==> flow/design.v <==
module apb_master #(
    parameter DATA_WD = 8,
    parameter ADDR_WD = 8
) (
    input                         clk,
    input                         rst_n,
    input [DATA_WD + ADDR_WD : 0] cmd_in,
    input                         cmd_vld,
    input [DATA_WD - 1 : 0]       prdata,
    input                         pready,
    output                        cmd_rdy,
    output                        psel,
    output                        penable,
    output                        pwrite,
    output [ADDR_WD - 1 : 0]      paddr,
    output [DATA_WD - 1 : 0]      pwdata,
    output                        read_vld,
    output [DATA_WD - 1 : 0]      read_data
);
localparam [1:0] IDLE = 2'b00;
localparam [1:0] SETUP = 2'b01;
localparam [1:0] ACCESS = 2'b11;
reg [1:0] state,next_state;
reg r_psel,r_penable;
assign psel = r_psel;
assign penable = r_penable;
reg [DATA_WD + ADDR_WD : 0] r_cmd_in;
wire cmd_fire;
assign cmd_fire = cmd_vld && cmd_rdy;
assign cmd_rdy = state == IDLE;
always @(posedge clk or negedge rst_n) begin
    if(!rst_n) begin
        state <= IDLE;
    end
    else begin
        state <= next_state;
    end
end
always @(*) begin
    case(state)
        IDLE: begin
            if(cmd_fire) begin
                next_state = SETUP;
            end
            else begin
                next_state = IDLE;
            end
        end
        SETUP: begin
            next_state = ACCESS;
        end
        ACCESS: begin
            if(pready) begin
                next_state = IDLE;
            end
            else begin
                next_state = ACCESS;
            end
        end
        default: begin
            next_state = IDLE;
        end
    endcase
end
always @(*) begin
    r_psel = 'b0;
    r_penable = 'b0;
    case(state)
        IDLE: begin
        end
        SETUP: begin
            r_psel = 1'b1;
        end
        ACCESS: begin
            r_psel = 1'b1;
            r_penable = 1'b1;
        end
        default: begin
        end
    endcase
end
always @(posedge clk or negedge rst_n) begin
    if(!rst_n) begin
        r_cmd_in <= 'b0;
    end
    else if(cmd_fire) begin
        r_cmd_in <= cmd_in;
    end
end
assign paddr  = r_cmd_in[DATA_WD + ADDR_WD - 1 : DATA_WD];
assign pwdata = r_cmd_in[DATA_WD - 1 : 0];
assign pwrite = r_cmd_in[DATA_WD + ADDR_WD];
assign read_data = prdata;
assign read_vld = ~pwrite && pready;
endmodule
module apb_slave #(
    parameter DATA_WD = 8,
    parameter ADDR_WD = 8 
) (
    input                    clk,
    input                    rst_n,
    input                    psel,
    input                    penable,
    input                    pwrite,
    input  [ADDR_WD - 1 : 0] paddr,
    input  [DATA_WD - 1 : 0] pwdata,
    output [DATA_WD - 1 : 0] prdata,
    output                   pready
);
localparam ADDR_MAX = (1 << ADDR_WD);
reg [DATA_WD - 1 : 0] mem [ADDR_MAX - 1 : 0];
localparam [1:0] IDLE = 2'b00;
localparam [1:0] SETUP = 2'b01;
localparam [1:0] ACCESS = 2'b11; 
reg [1:0] state,next_state;
wire apb_fire;
assign apb_fire = psel && penable && pready;
always @(posedge clk or negedge rst_n) begin
    if(!rst_n) begin
        state <= IDLE;
    end
    else begin
        state <= next_state;
    end
end
always @(*) begin
    case(state) 
        IDLE: begin
            if(psel) begin
                next_state = SETUP;
            end
            else begin
                next_state = IDLE;
            end
        end
        SETUP: begin
            next_state = ACCESS;
        end
        ACCESS: begin
            if(!pready) begin
                next_state = ACCESS;
            end
            else if(psel) begin
                next_state = SETUP;
            end
            else begin
                next_state = IDLE;
            end
        end
        default: begin
            next_state = IDLE;
        end
    endcase
end
reg r_pready;
assign pready = r_pready;
always @(*) begin
    case(state)
        IDLE: begin
            r_pready = 1'b0;            
        end 
        SETUP: begin
            r_pready = 1'b0;            
        end
        ACCESS: begin
            if(psel && penable) begin
                r_pready = 1'b1;
            end
            else begin
                r_pready = 1'b0;
            end
        end
        default: begin
            r_pready = 1'b0;
        end
    endcase
end
always @(posedge clk) begin
    if(apb_fire && pwrite) begin
        mem[paddr] <= pwdata;
    end
end
assign prdata = mem[paddr];
endmodule
module apb_top #(
    parameter DATA_WD = 8,
    parameter ADDR_WD = 8 
) (
    input                         clk,
    input                         rst_n,
    input [DATA_WD + ADDR_WD : 0] cmd_in,
    input                         cmd_vld,
    output                        cmd_rdy,
    output                        read_vld,
    output [DATA_WD - 1 : 0]      read_data
);
    wire psel,penable,pwrite,pready;
    wire [DATA_WD - 1 : 0] pwdata;
    wire [ADDR_WD - 1 : 0] paddr;
    wire [DATA_WD - 1 : 0] prdata;
   apb_master  #(
              .DATA_WD(DATA_WD),
              .ADDR_WD(ADDR_WD)
            )u_apb_master(
              .clk(clk),
              .rst_n(rst_n),
              .cmd_in(cmd_in),
              .cmd_vld(cmd_vld),
              .prdata(prdata),
              .pready(pready),
              .cmd_rdy(cmd_rdy),
              .psel(psel),
              .penable(penable),
              .pwrite(pwrite),
              .paddr(paddr),
              .pwdata(pwdata),
              .read_vld(read_vld),
              .read_data(read_data)
            );
   apb_slave  #(
             .DATA_WD(DATA_WD),
             .ADDR_WD(ADDR_WD)
           )u_apb_slave(
             .clk(clk),
             .rst_n(rst_n),
             .psel(psel),
             .penable(penable),
             .pwrite(pwrite),
             .paddr(paddr),
             .pwdata(pwdata),
             .prdata(prdata),
             .pready(pready)
           );
endmodule
# From RTL to reports: apb_top
# What the tools print for apb_top, step after step.
# Line numbers count from 1 in the design file above.
# Cell names lack the library's common part.
# A cell with - has no value.
# setup
design	apb_top
clock_port	clk
cell_library	sky130hd
corner	tt_025C_1v80

# Word-level counts
# Source: Yosys, flattened and elaborated, memories not mapped. Widths are those after wreduce; folded enables and synchronous resets count as part of the registers. Registers that Yosys merges into a memory's read port (data or address) are not register bits. Print and check cells do not count. Equal cells are merged and count once.
# Memory sizes are those after Yosys's memory passes, which may raise the word count (mostly to a power of two), join words into wider ones and drop unused or constant bits.
# word_totals
memories	1
output_inout_bits	10
ram_bits	2048
input_bits	20
reg_bits	21
# mem_list
memory	size	width	rd	write_ports	line	text
u_apb_slave.mem	256	8	1	1	111	reg [DATA_WD - 1 : 0] mem [ADDR_MAX - 1 : 0];
# classes
reduce_and_logical	8
eq_ne	4
muxes	13
logic	1
# op_table
operator	count
8-bit 2-to-1 mux	2
2-bit parallel mux with 3-bit select	2
1-bit 2-to-1 mux	7
1-bit logical AND	5
2-bit by 1-bit equality test with 1-bit output (second input constant)	2
2-bit equality test (second input constant)	2
2-bit zero test	2
2-bit 2-to-1 mux	2
2-bit OR reduction	1
1-bit NOT	1

# Logic depth
# Yosys ltp: most cells in a row. Word level: on the elaborated netlist, between registers, memories and ports. Mapped: between sequential cells and ports; inverters and the memories' decode and read muxes count.
# depth
depth_word	9
ABC_AREA	0
depth_mapped	9
mapped_depth_nobuf	5

# Mapped cells and area
# The flow's flattened synthesis, as Yosys stat reports it; memories are mapped. The netlist is that of the ABC_AREA named above (0 if unset); the other value can give another one.
# Totals and module areas in this step are rounded.
# by_type
cell_type	count	area_total_um2
edfxtp_1	2048	6.15E+04
mux4_2	512	1.15E+04
a22oi_1	256	1.92E+03
nor2_1	264	990.95
a21oi_1	129	645.619
clkbuf_1	151	566.794
dfrtp_1	21	525.504
o41ai_1	32	280.269
buf_2	39	195.187
mux2_2	16	180.173
nand2_1	32	120.115
buf_4	12	90.086
buf_6	8	90.086
buf_1	16	60.058
nand4_1	9	56.304
dfstp_2	2	52.55
nor2b_1	6	37.536
nand3_1	5	25.024
# Not listed: further types 9, cells in them 16.
# mapped
ff_cells	2071
cells	3574
synth_area_mm2	0.079
buffers	226
# The figures by module come from a second, unflattened synthesis with its own total; it is not the netlist above.
# hier_totals
cells_unflattened	3581
area_unflattened_mm2	0.079
# Rows give one instance, submodules left out.
# by_module
module	instances	n_cells	mod_area_mm2
apb_slave	1	3526	0.0782
apb_master	1	55	0.000851
apb_top	1	0	0

# Worst setup path after synthesis
# Source: OpenSTA report_checks on the synthesized netlist (no wires, ideal clock, input and output delay 20% of the period each), path of least setup slack; recovery checks are left aside. Register names are those of the netlist, which keeps one name where synthesis merged equal registers.
# synth_timing
path_type	flip-flop to flip-flop
start	reg u_apb_master.r_cmd_in[0]
end	mem u_apb_slave.mem[0][0]
path_delay_ns	3.982
t_first_pin_ns	0.000
setup_ns	0.803
tclk_ns	6.0
n_path_buf	0
required_time_ns	5.197
setup_slack_ns	2.018
arrival_time_ns	3.179
stages	1
synth_period_reached_ns	3.982
# "path_delay_ns" is the arrival time less input delay plus setup time.
# "stages": output pins that drive a net of the path, with the launching flip-flop's if there is one; two outputs of one cell count as two.
# "synth_period_reached_ns" is the clock period less the worst setup slack; recovery checks do not enter. This is arithmetic on one report: input and output delays are still those of the set period (20% each).
# The rows between start and end are the longest chain of elaborated cells between them; the timing report does not say that the signal goes this way. Where chains are equally long, one stands for them.
# Each line given opens the expression or statement behind the cell; cells for indexed reads and writes are added by Yosys, which also makes memories of some case tables.
# synth_via
cell_sequence	dfrtp_1
elab_chain_cells	1
# synth_lines
element	line	text
start, declared	27	reg [DATA_WD + ADDR_WD : 0] r_cmd_in;
start, assigned	84	r_cmd_in <= 'b0;
start, assigned	87	r_cmd_in <= cmd_in;
8-bit 2-to-1 mux	179	if(apb_fire && pwrite) begin
end, declared	111	reg [DATA_WD - 1 : 0] mem [ADDR_MAX - 1 : 0];

# Worst path after layout
# From the final timing report of stored run 1: the path of least setup slack in the routed layout; clock arrival at registers is part of the times.
# layout_timing
path_type	flip-flop to output port
start	reg u_apb_master.r_cmd_in[9]
end	out read_data[1]
stages	10
tclk_ns	6.0
output_delay_ns	1.20
n_path_buf	4
setup_slack_ns	0.09
required_time_ns	4.80
arrival_time_ns	4.71
t_first_pin_ns	0.83
# The rows between start and end are the longest chain of elaborated cells between them; the timing report does not say that the signal goes this way. Where chains are equally long, one stands for them.
# The chain passes a memory read, where the word-level depth is cut; so it can be longer than that depth.
# layout_via
cell_sequence	dfrtp_4 -> buf_12 -> buf_12 -> mux4_2 -> a22oi_1 -> a21oi_1 -> o41ai_2 -> buf_4 -> nand4_1 -> clkdlybuf4s50_1
elab_chain_cells	1
# layout_lines
element	line	text
start, declared	27	reg [DATA_WD + ADDR_WD : 0] r_cmd_in;
start, assigned	84	r_cmd_in <= 'b0;
start, assigned	87	r_cmd_in <= cmd_in;
memory 256 x 8 bit	111	reg [DATA_WD - 1 : 0] mem [ADDR_MAX - 1 : 0];
end, declared	195	output [DATA_WD - 1 : 0]      read_data

Appendix: measured runs

Measured results for apb_top: 3 stored runs of the Yosys and OpenROAD flow on sky130hd. The settings differ; the order carries no meaning. The constraints put input and output delay at 20% of the set period each and load the outputs with 0.01 pF.
"worstPathTime_ns" is the time allowed to the run's worst setup path (the clock period less input and output delay, where it has them) less its slack. Clock arrival times count: a late capture clock shortens it, a late launch clock lengthens it.
Measured values are rounded.

Stored run 1, flow files:
==> flow/run.sh <==
#!/bin/bash
# the make line also repeats the synthesis and layout settings of config.mk as NAME=value (left out here)
make -C /OpenROAD-flow-scripts/flow DESIGN_CONFIG=/design/flow/config.mk WORK_HOME=/design/flow/orfs CLKGATE_MAP_FILE= finish
==> flow/config.mk <==
export PLATFORM = sky130hd
export DESIGN_NAME = apb_top
export DESIGN_NICKNAME = apb_top
export VERILOG_FILES = /design/flow/design.v
export SDC_FILE = /design/flow/constraint.sdc
export NUM_CORES = 4
export LEC_CHECK = 0
export CAP_MARGIN = 20
export CORE_MARGIN = 2
export CORE_UTILIZATION = 45
export PLACE_DENSITY = 0.6
export SLEW_MARGIN = 20
==> flow/constraint.sdc <==
create_clock -name core_clock -period 6.0 [get_ports {clk}]
set_input_delay 1.2000 -clock core_clock [delete_from_list [all_inputs] [get_ports {clk}]]
set_output_delay 1.2000 -clock core_clock [all_outputs]
set_load 0.01 [all_outputs]

==> results of stored run 1, as CSV <==
result,value
finalCellArea_mm2,0.0895
fin_ws_ns,0.091
setupTns_ns,0.000
design.die.area_mm2,0.179
synth_chip_area_mm2,0.079
worstPathTime_ns,4.71
worstPathKind,"flip-flop to output port"
finalUtil_frac,0.514

Stored run 2, flow files:
==> flow/run.sh <==
#!/bin/bash
# the make line also repeats the synthesis and layout settings of config.mk as NAME=value (left out here)
make -C /OpenROAD-flow-scripts/flow DESIGN_CONFIG=/design/flow/config.mk WORK_HOME=/design/flow/orfs CLKGATE_MAP_FILE= finish
==> flow/config.mk <==
export PLATFORM = sky130hd
export DESIGN_NAME = apb_top
export DESIGN_NICKNAME = apb_top
export VERILOG_FILES = /design/flow/design.v
export SDC_FILE = /design/flow/constraint.sdc
export NUM_CORES = 4
export LEC_CHECK = 0
export ABC_AREA = 1
export CAP_MARGIN = 0
export CORE_MARGIN = 2
export CORE_UTILIZATION = 40
export CTS_CLUSTER_DIAMETER = 230
export CTS_CLUSTER_SIZE = 72
export HOLD_SLACK_MARGIN = 0.24
export MAX_ROUTING_LAYER = met4
export PLACE_DENSITY_LB_ADDON = 0.28
export SETUP_SLACK_MARGIN = 0.72
export SLEW_MARGIN = 20
export TNS_END_PERCENT = 15
==> flow/constraint.sdc <==
create_clock -name core_clock -period 3.56 [get_ports {clk}]
set_input_delay 0.7120 -clock core_clock [delete_from_list [all_inputs] [get_ports {clk}]]
set_output_delay 0.7120 -clock core_clock [all_outputs]
set_load 0.01 [all_outputs]

==> results of stored run 2, as CSV <==
result,value
finalCellArea_mm2,0.0959
fin_ws_ns,-0.603
setupTns_ns,-4.62
design.die.area_mm2,0.217
synth_chip_area_mm2,0.0853
worstPathTime_ns,3.45
worstPathKind,"flip-flop to output port"
finalUtil_frac,0.452

Stored run 3, flow files:
==> flow/run.sh <==
#!/bin/bash
# the make line also repeats the synthesis and layout settings of config.mk as NAME=value (left out here)
make -C /OpenROAD-flow-scripts/flow DESIGN_CONFIG=/design/flow/config.mk WORK_HOME=/design/flow/orfs CLKGATE_MAP_FILE= finish
==> flow/config.mk <==
export PLATFORM = sky130hd
export DESIGN_NAME = apb_top
export DESIGN_NICKNAME = apb_top
export VERILOG_FILES = /design/flow/design.v
export SDC_FILE = /design/flow/constraint.sdc
export NUM_CORES = 4
export LEC_CHECK = 0
export CAP_MARGIN = 15
export CORE_ASPECT_RATIO = 1.53
export CORE_MARGIN = 3
export CORE_UTILIZATION = 40
export CTS_CLUSTER_SIZE = 13
export GPL_ROUTABILITY_DRIVEN = 0
export GPL_TIMING_DRIVEN = 1
export MAX_ROUTING_LAYER = met5
export SLEW_MARGIN = 20
==> flow/constraint.sdc <==
create_clock -name core_clock -period 3.59 [get_ports {clk}]
set_input_delay 0.7180 -clock core_clock [delete_from_list [all_inputs] [get_ports {clk}]]
set_output_delay 0.7180 -clock core_clock [all_outputs]
set_load 0.01 [all_outputs]

==> results of stored run 3, as CSV <==
result,value
finalCellArea_mm2,0.0951
fin_ws_ns,-1.10
setupTns_ns,-8.35
design.die.area_mm2,0.203
synth_chip_area_mm2,0.079
worstPathTime_ns,3.97
worstPathKind,"flip-flop to output port"
finalUtil_frac,0.485
